==> flow/design.v <==
module add_op(input [31:0] A, input [31:0] B, output [31:0] result);
    assign result = A + B;
endmodule
module sub_op(input [31:0] A, input [31:0] B, output [31:0] result);
    assign result = A - B;
endmodule
module and_op(input [31:0] A, input [31:0] B, output [31:0] result);
    assign result = A & B;
endmodule
module or_op(input [31:0] A, input [31:0] B, output [31:0] result);
    assign result = A | B;
endmodule
module xor_op(input [31:0] A, input [31:0] B, output [31:0] result);
    assign result = A ^ B;
endmodule
module nor_op(input [31:0] A, input [31:0] B, output [31:0] result);
    assign result = ~(A | B);
endmodule
module not_op(input [31:0] A, output [31:0] result);
    assign result = ~A;
endmodule
module sll_op(input [31:0] A, input [31:0] B, output [31:0] result);
    assign result = A << B;
endmodule
module srl_op(input [31:0] A, input [31:0] B, output [31:0] result);
    assign result = A >> B;
endmodule
module sra_op(input [31:0] A, input [31:0] B, output [31:0] result);
    assign result = A >> B;
endmodule
module inc_op(input [31:0] A, output [31:0] result);
    assign result = A + 4;
endmodule
module dec_op(input [31:0] A, output [31:0] result);
    assign result = A - 4;
endmodule
module slt_op(input [31:0] A, input [31:0] B, output [31:0] result);
    assign result = (A < B) ? 32'b1 : 32'b0;
endmodule
module sgt_op(input [31:0] A, input [31:0] B, output [31:0] result);
    assign result = (A > B) ? 32'b1 : 32'b0;
endmodule
module lui_op(input [31:0] B, output [31:0] result);
    assign result = {B[15:0], 16'b0};
endmodule
module alu(
    input [31:0] A,
    input [31:0] B,
    input [3:0] opcode,
    output [31:0] result
);
    wire [31:0] add_result;
    wire [31:0] sub_result;
    wire [31:0] and_result;
    wire [31:0] or_result;
    wire [31:0] xor_result;
    wire [31:0] nor_result;
    wire [31:0] not_result;
    wire [31:0] sll_result;
    wire [31:0] srl_result;
    wire [31:0] sra_result;
    wire [31:0] inc_result;
    wire [31:0] dec_result;
    wire [31:0] slt_result;
    wire [31:0] sgt_result;
    wire [31:0] lui_result;
    add_op add(A, B, add_result);
    sub_op sub(A, B, sub_result);
    and_op and_gate(A, B, and_result);
    or_op or_gate(A, B, or_result);
    xor_op xor_gate(A, B, xor_result);
    nor_op nor_gate(A, B, nor_result);
    not_op not_gate(A, not_result);
    sll_op sll(A, B,sll_result);
    srl_op srl(A, B,srl_result);
    sra_op sra(A, B,sra_result);
    inc_op inc(A,  inc_result);
    dec_op dec(A, dec_result);
    slt_op slt(A, B, slt_result);
    sgt_op sgt(A, B, sgt_result);
    lui_op lui(B, lui_result);
    assign result = (opcode == 4'b0000) ? add_result : 
                    (opcode == 4'b0001) ? sub_result :
                    (opcode == 4'b0010) ? and_result :
                    (opcode == 4'b0011) ? or_result :
                    (opcode == 4'b0100) ? xor_result :
                    (opcode == 4'b0101) ? nor_result :
                    (opcode == 4'b0110) ? not_result :
                    (opcode == 4'b0111) ? sll_result :
                    (opcode == 4'b1000) ? srl_result :
                    (opcode == 4'b1001) ? sra_result :
                    (opcode == 4'b1010) ? inc_result :
                    (opcode == 4'b1011) ? dec_result :
                    (opcode == 4'b1100) ? slt_result :
                    (opcode == 4'b1101) ? sgt_result :
                    (opcode == 4'b1110) ? lui_result : 32'b0;
endmodule
module register_bank(
    input clk,
    input rst,
    input [3:0] read_reg1,
    input [3:0] read_reg2,
    input [3:0] write_reg,
    input [31:0] write_data,
    input write_enable,
    output reg [31:0] data_out1,
    output reg [31:0] data_out2,
    output [15:0] output_display
);
    reg [31:0] registers [15:0];  
    reg [15:0] out_display_reg;
    integer i;
    always @(posedge clk or posedge rst) begin
        if (rst) begin
            for (i = 0; i < 16; i = i + 1)
                registers[i] <= (i == 0 || i == 15) ? 32'd0 : i * 10;
        end else if (write_enable) begin
            registers[write_reg] <= write_data;  
        end
    end
    always @(*) begin
        data_out1 = registers[read_reg1];
        data_out2 = registers[read_reg2];
    end
    always @(posedge clk) begin
        out_display_reg <= registers[write_reg][15:0];  
    end
    assign output_display = out_display_reg;
endmodule
module top_processor(
    input clk,
    input rst,
    input [3:0] rx,      
    input [3:0] ry,      
    input [3:0] rz,      
    input [3:0] op,      
    input write_en,      
    output [31:0] result_out   
);
    wire [31:0] operand1;
    wire [31:0] operand2;
    wire [31:0] alu_result;
    reg [31:0] result_reg;
    always @(posedge clk or posedge rst) begin
        if (rst)
            result_reg <= 32'b0;
        else
            result_reg <= alu_result;
    end
    register_bank reg_bank(
        .clk(clk),
        .rst(rst),
        .read_reg1(ry),
        .read_reg2(rz),
        .write_reg(rx),
        .write_data(alu_result),
        .write_enable(write_en),
        .data_out1(operand1),
        .data_out2(operand2),
        .output_display()
    );
    alu alu_unit(
        .A(operand1),
        .B(operand2),
        .opcode(op),
        .result(alu_result)
    );
    assign result_out = result_reg;
endmodule
Wiki page: top_processor / tool data

## Reports on top_processor

Tool output for the design above before and after an edit, in the order of the flow.
"unedited" refers to lines of the RTL above, "edited" to lines of the edited file.
"difference": "edited" minus "unedited" as printed here.
Operators: Yosys type, input widths -> output width; for muxes data width and select width s.
Library cell names are shortened.
The mark - stands for no value.

| inputs | value |
|---|---|
| design top | top_processor |
| clock port | clk |
| standard-cell library | sky130hd |
| library corner | tt_025C_1v80 |

## Diff

The edit as a unified diff against the file above.
A script made this edit. It changes what the design does and was not meant as an optimisation.

```diff
@@ -148,4 +148,6 @@
             result_reg <= alu_result;
     end
+    wire [31:0] operand2_a, operand2_b;
+    wire [31:0] operand1_a, operand1_b;
     register_bank reg_bank(
         .clk(clk),
@@ -156,8 +158,13 @@
         .write_data(alu_result),
         .write_enable(write_en),
-        .data_out1(operand1),
-        .data_out2(operand2),
+        .data_out1(operand1_a),
+        .data_out2(operand2_a),
         .output_display()
     );
+    register_bank reg_bank_twin (.clk(clk), .rst(rst), .read_reg1(~ry), .read_reg2(rz), .write_reg(rx),
+        .write_data(alu_result), .write_enable(write_en), .data_out1(operand1_b),
+        .data_out2(operand2_b));
+    assign operand2 = operand2_a ^ operand2_b;
+    assign operand1 = operand1_a ^ operand1_b;
     alu alu_unit(
         .A(operand1),
```

## After elaboration

Source: Yosys, flattened and elaborated. Widths are those after wreduce. Registers that Yosys merges into a memory's read port (data or address) are not register bits. Print and check cells do not count. Equal cells are merged and count once.

Word-level totals:

| element | unedited | edited | difference |
|---|---|---|---|
| bits of input ports | 19 | 19 | 0 |
| memories | 0 | 0 | 0 |
| register bits after elaboration | 544 | 544 | 0 |
| clocked read ports x word width | 0 | 0 | 0 |
| output and inout port bits | 32 | 32 | 0 |
| RAM bits | 0 | 0 | 0 |
| cells after elaboration | 128 | 148 | +20 |
| bits in latches | 0 | 0 | 0 |
| memory bits (read-only) | 0 | 0 | 0 |

Cells by class:

| element | unedited | edited | difference |
|---|---|---|---|
| multipliers | 0 | 0 | 0 |
| magnitude comparators | 2 | 2 | 0 |
| shifts and indexed selects | 2 | 2 | 0 |
| mux-type cells | 19 | 20 | +1 |
| equal/unequal tests | 59 | 74 | +15 |
| div/mod/pow operators | 0 | 0 | 0 |
| reduce/logical cells | 20 | 21 | +1 |
| bitwise logic cells | 5 | 8 | +3 |
| add/subtract/negate cells | 4 | 4 | 0 |

Operators with widths:

| cell | unedited | edited | difference |
|---|---|---|---|
| $eq 4x4->1 const B | 31 | 39 | +8 |
| $eq 4x3->1 const B | 16 | 20 | +4 |
| $eq 4x2->1 const B | 8 | 10 | +2 |
| $xor 32x32->32 | 1 | 3 | +2 |
| $eq 4x1->1 const B | 4 | 5 | +1 |
| $logic_not 4->1 | 4 | 5 | +1 |
| $pmux 32 s16 | 2 | 3 | +1 |
| $not 4->4 | 0 | 1 | +1 |

Operator kinds equal on both sides are left out: 14.

## Depth

Longest topological path by Yosys (ltp), each cell counted once; first at word level (registers and memories cut), then after technology mapping (sequential cells cut; the memories' decode and read muxes count).

Logic depth:

| element | unedited | edited | difference |
|---|---|---|---|
| word-level depth | 18 | 20 | +2 |
| ABC_AREA | 0 | 0 | - |
| mapped depth | 29 | 21 | -8 |
| mapped depth without buffers | 19 | 15 | -4 |

## After synthesis

The flow's flattened synthesis, as Yosys stat reports it; memories are mapped. The netlist is that of the ABC_AREA named above (0 if unset); the other value can give another one.

Mapped netlist:

| element | unedited | edited | difference |
|---|---|---|---|
| mapped flip-flops | 544 | 544 | 0 |
| sequential area (um2) | 13666.9 | 13666.9 | 0.0 |
| buffer cells | 458 | 325 | -133 |
| mapped cells | 4842 | 3382 | -1460 |
| synthesis area (um2) | 41786.3 | 33079.2 | -8707.1 |

Cell types:

| cell | unedited | edited | difference |
|---|---|---|---|
| nor2_1 | 391 | 160 | -231 |
| a21oi_1 | 314 | 136 | -178 |
| o21ai_0 | 338 | 208 | -130 |
| inv_1 | 126 | 23 | -103 |
| nand2_1 | 448 | 360 | -88 |
| ha_1 | 90 | 2 | -88 |
| nor3_1 | 104 | 48 | -56 |
| buf_4 | 66 | 17 | -49 |
| mux2i_1 | 169 | 131 | -38 |
| a31oi_1 | 89 | 54 | -35 |
| o211ai_1 | 60 | 26 | -34 |
| clkbuf_1 | 211 | 178 | -33 |
| xnor2_1 | 50 | 20 | -30 |
| mux2_2 | 293 | 319 | +26 |
| a211oi_1 | 42 | 16 | -26 |
| nand3_1 | 126 | 104 | -22 |
| dlygate4sd1_1 | 22 | 0 | -22 |
| or2_2 | 31 | 11 | -20 |

Cell types equal on both sides are left out: 15.
Not every row of either side is listed.
By module: a second synthesis without flattening, with its own total; a netlist apart from the flattened one above.

Second synthesis, totals:

| element | unedited | edited | difference |
|---|---|---|---|
| cell total of the unflattened synthesis | 5315 | 8105 | +2790 |
| area total of the unflattened synthesis (um2) | 49492.5 | 79840.3 | +30347.8 |

Rows give one instance, submodules left out.

Modules, unedited:

| module | area (um2) | cells | sequential area (um2) | instances |
|---|---|---|---|---|
| register_bank | 29772.3 | 2722 | 13186.4 | 1 |
| alu | 4840.9 | 715 | 0.0 | 1 |
| sll_op | 2079.5 | 239 | 0.0 | 1 |
| sra_op | 1964.4 | 224 | 0.0 | 1 |
| srl_op | 1964.4 | 224 | 0.0 | 1 |
| sub_op | 1848.0 | 264 | 0.0 | 1 |
| add_op | 1794.2 | 250 | 0.0 | 1 |
| sgt_op | 1042.2 | 144 | 0.0 | 1 |
| slt_op | 1013.5 | 140 | 0.0 | 1 |
| top_processor | 804.5 | 33 | 800.8 | 1 |
| dec_op | 623.1 | 84 | 0.0 | 1 |
| inc_op | 580.6 | 83 | 0.0 | 1 |
| xor_op | 280.3 | 32 | 0.0 | 1 |
| lui_op | 244.0 | 33 | 0.0 | 1 |

unedited: Modules not listed: 4.

Modules, edited:

| module | area (um2) | cells | sequential area (um2) | instances |
|---|---|---|---|---|
| register_bank | 29772.3 | 2722 | 13186.4 | 2 |
| alu | 4840.9 | 715 | 0.0 | 1 |
| sll_op | 2079.5 | 239 | 0.0 | 1 |
| sra_op | 1964.4 | 224 | 0.0 | 1 |
| srl_op | 1964.4 | 224 | 0.0 | 1 |
| sub_op | 1848.0 | 264 | 0.0 | 1 |
| add_op | 1794.2 | 250 | 0.0 | 1 |
| top_processor | 1380.1 | 101 | 800.8 | 1 |
| sgt_op | 1042.2 | 144 | 0.0 | 1 |
| slt_op | 1013.5 | 140 | 0.0 | 1 |
| dec_op | 623.1 | 84 | 0.0 | 1 |
| inc_op | 580.6 | 83 | 0.0 | 1 |
| xor_op | 280.3 | 32 | 0.0 | 1 |
| lui_op | 244.0 | 33 | 0.0 | 1 |

edited: Modules not listed: 4.

## Worst setup path after synthesis

OpenSTA on the mapped netlist: ideal clock, no wires. The path of least setup slack (recovery checks aside). Input and output delay are each 20% of the period. Register names are those of the netlist, which keeps one name where synthesis merged equal registers.

Path post-synthesis:

| element | unedited | edited | difference |
|---|---|---|---|
| kind | input to register | input to register | - |
| start point | input ry[0] | input ry[1] | - |
| end point | register reg_bank.registers[0][0] | register reg_bank_twin.registers[10][26] | - |
| input delay (ps) | 1600 | 1600 | 0 |
| library setup time (ps) | 133 | 125 | -8 |
| required time (ps) | 7867 | 7875 | +8 |
| arrival (ps) | 6907 | 5499 | -1408 |
| delay of the path (ps) | 5440 | 4024 | -1416 |
| path slack (ps) | 960 | 2376 | +1416 |
| clock period (ps) | 8000 | 8000 | 0 |
| path buffers | 7 | 6 | -1 |
| stages on the path | 24 | 18 | -6 |
| launch time at the first pin (ps) | 1600 | 1600 | 0 |
| synthesis period reached (ps) | 7040 | 5624 | -1416 |

"delay of the path" is the arrival time less input delay plus setup time.
"stages on the path": output pins that drive a net of the path, with the launching flip-flop's if there is one; two outputs of one cell count as two.
"synthesis period reached" = period - worst setup slack (recovery checks aside). The figure is calculated, with input and output delays left at 20% of the set period.
The rows between start and end are the longest chain of elaborated cells between them; the timing report does not say that the signal goes this way. Where chains are equally long, one stands for them.
Each line given opens the expression or statement behind the cell; cells for indexed reads and writes are added by Yosys, which also makes memories of some case tables.

| on the way, post-synthesis, unedited | value |
|---|---|
| path through | buf_6 buf_6 buf_6 nor2b_1 buf_2 a22oi_1 o211ai_1 or4_1 and2_1 clkbuf_1 ha_1 clkbuf_1 or3_1 or4_1 or3_1 nor4_1 o21ai_1 a31oi_1 nor2_2 o21ai_1 mux2_2 a311oi_2 buf_2 a21oi_1 |
| length of the longest elaborated chain | 18 |
| elaborated cells between the ends (all ways) | 46 |
| classes of those cells | add/sub: 4; compare: 2; eq/ne: 15; shift: 2; mux: 17; logic: 5; reduce/logical: 1 |

Ends and longest elaborated chain, post-synthesis, unedited:

| element | RTL line | RTL |
|---|---|---|
| from (decl) | 134 | `input [3:0] ry,` |
| $eq 4x4->1 | 122 | `data_out1 = registers[read_reg1];` |
| $pmux 32 s16 | 122 |  |
| $gt 32x32->1 | 41 | `assign result = (A > B) ? 32'b1 : 32'b0;` |
| $mux 1 | 41 |  |
| $mux 32 | 95 | `(opcode == 4'b1101) ? sgt_result :` |
| $mux 32 | 94 | `(opcode == 4'b1100) ? slt_result :` |
| $mux 32 | 93 | `(opcode == 4'b1011) ? dec_result :` |
| [... 4 more ...] | - |  |
| $mux 32 | 88 | `(opcode == 4'b0110) ? not_result :` |
| $mux 32 | 87 | `(opcode == 4'b0101) ? nor_result :` |
| $mux 32 | 86 | `(opcode == 4'b0100) ? xor_result :` |
| $mux 32 | 85 | `(opcode == 4'b0011) ? or_result :` |
| $mux 32 | 84 | `(opcode == 4'b0010) ? and_result :` |
| $mux 32 | 83 | `(opcode == 4'b0001) ? sub_result :` |
| $mux 32 | 82 | `assign result = (opcode == 4'b0000) ? add_result :` |
| to (assign) | 116 | `registers[i] <= (i == 0 \|\| i == 15) ? 32'd0 : i * 10;` |
| to (assign) | 118 | `registers[write_reg] <= write_data;` |
| to (decl) | 110 | `reg [31:0] registers [15:0];` |

| on the way, post-synthesis, edited | value |
|---|---|
| path through | buf_4 buf_4 buf_4 buf_2 mux2_2 a222oi_1 o221ai_1 o22a_1 xor2_1 ha_1 o2111ai_2 or2_1 buf_6 nor4b_4 mux2i_1 o32a_4 buf_6 mux2_2 |
| length of the longest elaborated chain | 17 |
| elaborated cells between the ends (all ways) | 59 |
| classes of those cells | add/sub: 4; eq/ne: 30; shift: 2; mux: 14; logic: 7; reduce/logical: 2 |

Ends and longest elaborated chain, post-synthesis, edited:

| element | RTL line | RTL |
|---|---|---|
| from (decl) | 134 | `input [3:0] ry,` |
| $not 4->4 | 164 | `register_bank reg_bank_twin (.clk(clk), .rst(rst), .read_reg1(~ry), .read_reg2(rz), .write_reg(rx),` |
| $eq 4x4->1 | 122 | `data_out1 = registers[read_reg1];` |
| $pmux 32 s16 | 122 |  |
| $xor 32x32->32 | 168 | `assign operand1 = operand1_a ^ operand1_b;` |
| $sub 32x3->32 | 35 | `assign result = A - 4;` |
| $mux 32 | 93 | `(opcode == 4'b1011) ? dec_result :` |
| $mux 32 | 92 | `(opcode == 4'b1010) ? inc_result :` |
| [... 3 more ...] | - |  |
| $mux 32 | 88 | `(opcode == 4'b0110) ? not_result :` |
| $mux 32 | 87 | `(opcode == 4'b0101) ? nor_result :` |
| $mux 32 | 86 | `(opcode == 4'b0100) ? xor_result :` |
| $mux 32 | 85 | `(opcode == 4'b0011) ? or_result :` |
| $mux 32 | 84 | `(opcode == 4'b0010) ? and_result :` |
| $mux 32 | 83 | `(opcode == 4'b0001) ? sub_result :` |
| $mux 32 | 82 | `assign result = (opcode == 4'b0000) ? add_result :` |
| to (assign) | 116 | `registers[i] <= (i == 0 \|\| i == 15) ? 32'd0 : i * 10;` |
| to (assign) | 118 | `registers[write_reg] <= write_data;` |
| to (decl) | 110 | `reg [31:0] registers [15:0];` |

Nets of the timed path that keep an RTL name, with a line that drives or declares them; the list need not be complete.

Named nets, post-synthesis, edited:

| signal | RTL line |
|---|---|
| alu_result[26] | 82 |

## Worst path after layout

Path of least setup slack in the final report of the runs of set A (OpenROAD, finished layout, wires in). Where an end is a register, its clock arrival counts in the times.
The path's times are printed in steps of 10 ps; the period is the one set.

Path post-layout:

| element | unedited | edited | difference |
|---|---|---|---|
| kind | input to register | input to register | - |
| start point | input rz[2] | input ry[3] | - |
| end point | register reg_bank.registers[1][0] | register reg_bank_twin.registers[6][27] | - |
| launch time at the first pin (ps) | 1590 | 1590 | 0 |
| clock period (ps) | 7970 | 7970 | 0 |
| path slack (ps) | 350 | 1200 | +850 |
| arrival (ps) | 8150 | 7350 | -800 |
| library setup time (ps) | 140 | 60 | -80 |
| input delay (ps) | 1590 | 1590 | 0 |
| path buffers | 4 | 3 | -1 |
| stages on the path | 20 | 14 | -6 |
| required time (ps) | 8500 | 8550 | +50 |

The rows between start and end are the longest chain of elaborated cells between them; the timing report does not say that the signal goes this way. Where chains are equally long, one stands for them.

| on the way, post-layout, unedited | value |
|---|---|
| path through | buf_4 and2_1 a22o_1 a222oi_1 a31oi_1 ha_1 or3_1 or4_1 or3_1 nor4_1 o21ai_1 a31oi_1 buf_4 nor2_2 o21ai_1 buf_4 mux2_2 a311oi_4 buf_12 o21ai_0 |
| length of the longest elaborated chain | 18 |
| elaborated cells between the ends (all ways) | 43 |
| classes of those cells | add/sub: 2; compare: 2; eq/ne: 15; shift: 2; mux: 17; logic: 4; reduce/logical: 1 |

Ends and longest elaborated chain, post-layout, unedited:

| element | RTL line | RTL |
|---|---|---|
| from (decl) | 135 | `input [3:0] rz,` |
| $eq 4x4->1 | 123 | `data_out2 = registers[read_reg2];` |
| $pmux 32 s16 | 123 |  |
| $gt 32x32->1 | 41 | `assign result = (A > B) ? 32'b1 : 32'b0;` |
| $mux 1 | 41 |  |
| $mux 32 | 95 | `(opcode == 4'b1101) ? sgt_result :` |
| $mux 32 | 94 | `(opcode == 4'b1100) ? slt_result :` |
| $mux 32 | 93 | `(opcode == 4'b1011) ? dec_result :` |
| [... 4 more ...] | - |  |
| $mux 32 | 88 | `(opcode == 4'b0110) ? not_result :` |
| $mux 32 | 87 | `(opcode == 4'b0101) ? nor_result :` |
| $mux 32 | 86 | `(opcode == 4'b0100) ? xor_result :` |
| $mux 32 | 85 | `(opcode == 4'b0011) ? or_result :` |
| $mux 32 | 84 | `(opcode == 4'b0010) ? and_result :` |
| $mux 32 | 83 | `(opcode == 4'b0001) ? sub_result :` |
| $mux 32 | 82 | `assign result = (opcode == 4'b0000) ? add_result :` |
| to (assign) | 116 | `registers[i] <= (i == 0 \|\| i == 15) ? 32'd0 : i * 10;` |
| to (assign) | 118 | `registers[write_reg] <= write_data;` |
| to (decl) | 110 | `reg [31:0] registers [15:0];` |

| on the way, post-layout, edited | value |
|---|---|
| path through | buf_6 and2_1 nand2_1 buf_4 nor2_1 a21oi_1 xor2_1 buf_4 a2111oi_4 nand4_1 nor4_1 mux2i_1 a22oi_2 mux2_2 |
| length of the longest elaborated chain | 17 |
| elaborated cells between the ends (all ways) | 59 |
| classes of those cells | add/sub: 4; eq/ne: 30; shift: 2; mux: 14; logic: 7; reduce/logical: 2 |

Ends and longest elaborated chain, post-layout, edited:

| element | RTL line | RTL |
|---|---|---|
| from (decl) | 134 | `input [3:0] ry,` |
| $not 4->4 | 164 | `register_bank reg_bank_twin (.clk(clk), .rst(rst), .read_reg1(~ry), .read_reg2(rz), .write_reg(rx),` |
| $eq 4x4->1 | 122 | `data_out1 = registers[read_reg1];` |
| $pmux 32 s16 | 122 |  |
| $xor 32x32->32 | 168 | `assign operand1 = operand1_a ^ operand1_b;` |
| $sub 32x3->32 | 35 | `assign result = A - 4;` |
| $mux 32 | 93 | `(opcode == 4'b1011) ? dec_result :` |
| $mux 32 | 92 | `(opcode == 4'b1010) ? inc_result :` |
| [... 3 more ...] | - |  |
| $mux 32 | 88 | `(opcode == 4'b0110) ? not_result :` |
| $mux 32 | 87 | `(opcode == 4'b0101) ? nor_result :` |
| $mux 32 | 86 | `(opcode == 4'b0100) ? xor_result :` |
| $mux 32 | 85 | `(opcode == 4'b0011) ? or_result :` |
| $mux 32 | 84 | `(opcode == 4'b0010) ? and_result :` |
| $mux 32 | 83 | `(opcode == 4'b0001) ? sub_result :` |
| $mux 32 | 82 | `assign result = (opcode == 4'b0000) ? add_result :` |
| to (assign) | 116 | `registers[i] <= (i == 0 \|\| i == 15) ? 32'd0 : i * 10;` |
| to (assign) | 118 | `registers[write_reg] <= write_data;` |
| to (decl) | 110 | `reg [31:0] registers [15:0];` |

## Flow runs

Runs of the flow (Yosys, OpenROAD) on both versions; the two runs of a pair have the same settings. The constraints put input and output delay at 20% of the set period each and load the outputs with 0.01 pF.

| flow settings, set A | value |
|---|---|
| CORE_UTILIZATION | 40 |
| period_ns | 7.97 |
| CAP_MARGIN | 20 |
| CORE_MARGIN | 2 |
| SLEW_MARGIN | 20 |

Results, set A:

| element | unedited | edited | difference |
|---|---|---|---|
| die size (um2) | 107066.0 | 85013.1 | -22052.9 |
| post-route utilization | 0.457 | 0.455 | -0.002 |
| total negative slack (ps) | 0 | 0 | 0 |
| total power of the final layout (W) | 0.01699 | 0.012261 | -0.004729 |
| standard-cell area of the final layout (um2) | 47307.9 | 37265.7 | -10042.2 |
| setup slack of the worst path (ps) | 350 | 1200 | +850 |
| chip area after synthesis (Yosys) (um2) | 41786.3 | 33079.2 | -8707.1 |

| flow settings, set B | value |
|---|---|
| ABC_AREA | 1 |
| CELL_PAD_IN_SITES_DETAIL_PLACEMENT | 0 |
| CORE_ASPECT_RATIO | 0.78 |
| CORE_UTILIZATION | 43 |
| CTS_CLUSTER_SIZE | 88 |
| GPL_ROUTABILITY_DRIVEN | 0 |
| GPL_TIMING_DRIVEN | 0 |
| SLEW_MARGIN | 0 |
| TNS_END_PERCENT | 30 |
| period_ns | 13.3 |
| CAP_MARGIN | 20 |
| CORE_MARGIN | 2 |

Results, set B:

| element | unedited | edited | difference |
|---|---|---|---|
| die size (um2) | 97259.3 | 79971.1 | -17288.2 |
| post-route utilization | 0.484 | 0.493 | +0.009 |
| total negative slack (ps) | 0 | 0 | 0 |
| total power of the final layout (W) | 0.008323 | 0.006133 | -0.002190 |
| standard-cell area of the final layout (um2) | 45399.8 | 38026.5 | -7373.3 |
| setup slack of the worst path (ps) | 3332 | 4921 | +1589 |
| chip area after synthesis (Yosys) (um2) | 40747.8 | 33414.5 | -7333.3 |

By "total power of the final layout" is meant OpenSTA's value without simulated activity: inputs other than the clock are taken to toggle once in ten clock periods, and the tool carries that through the logic.
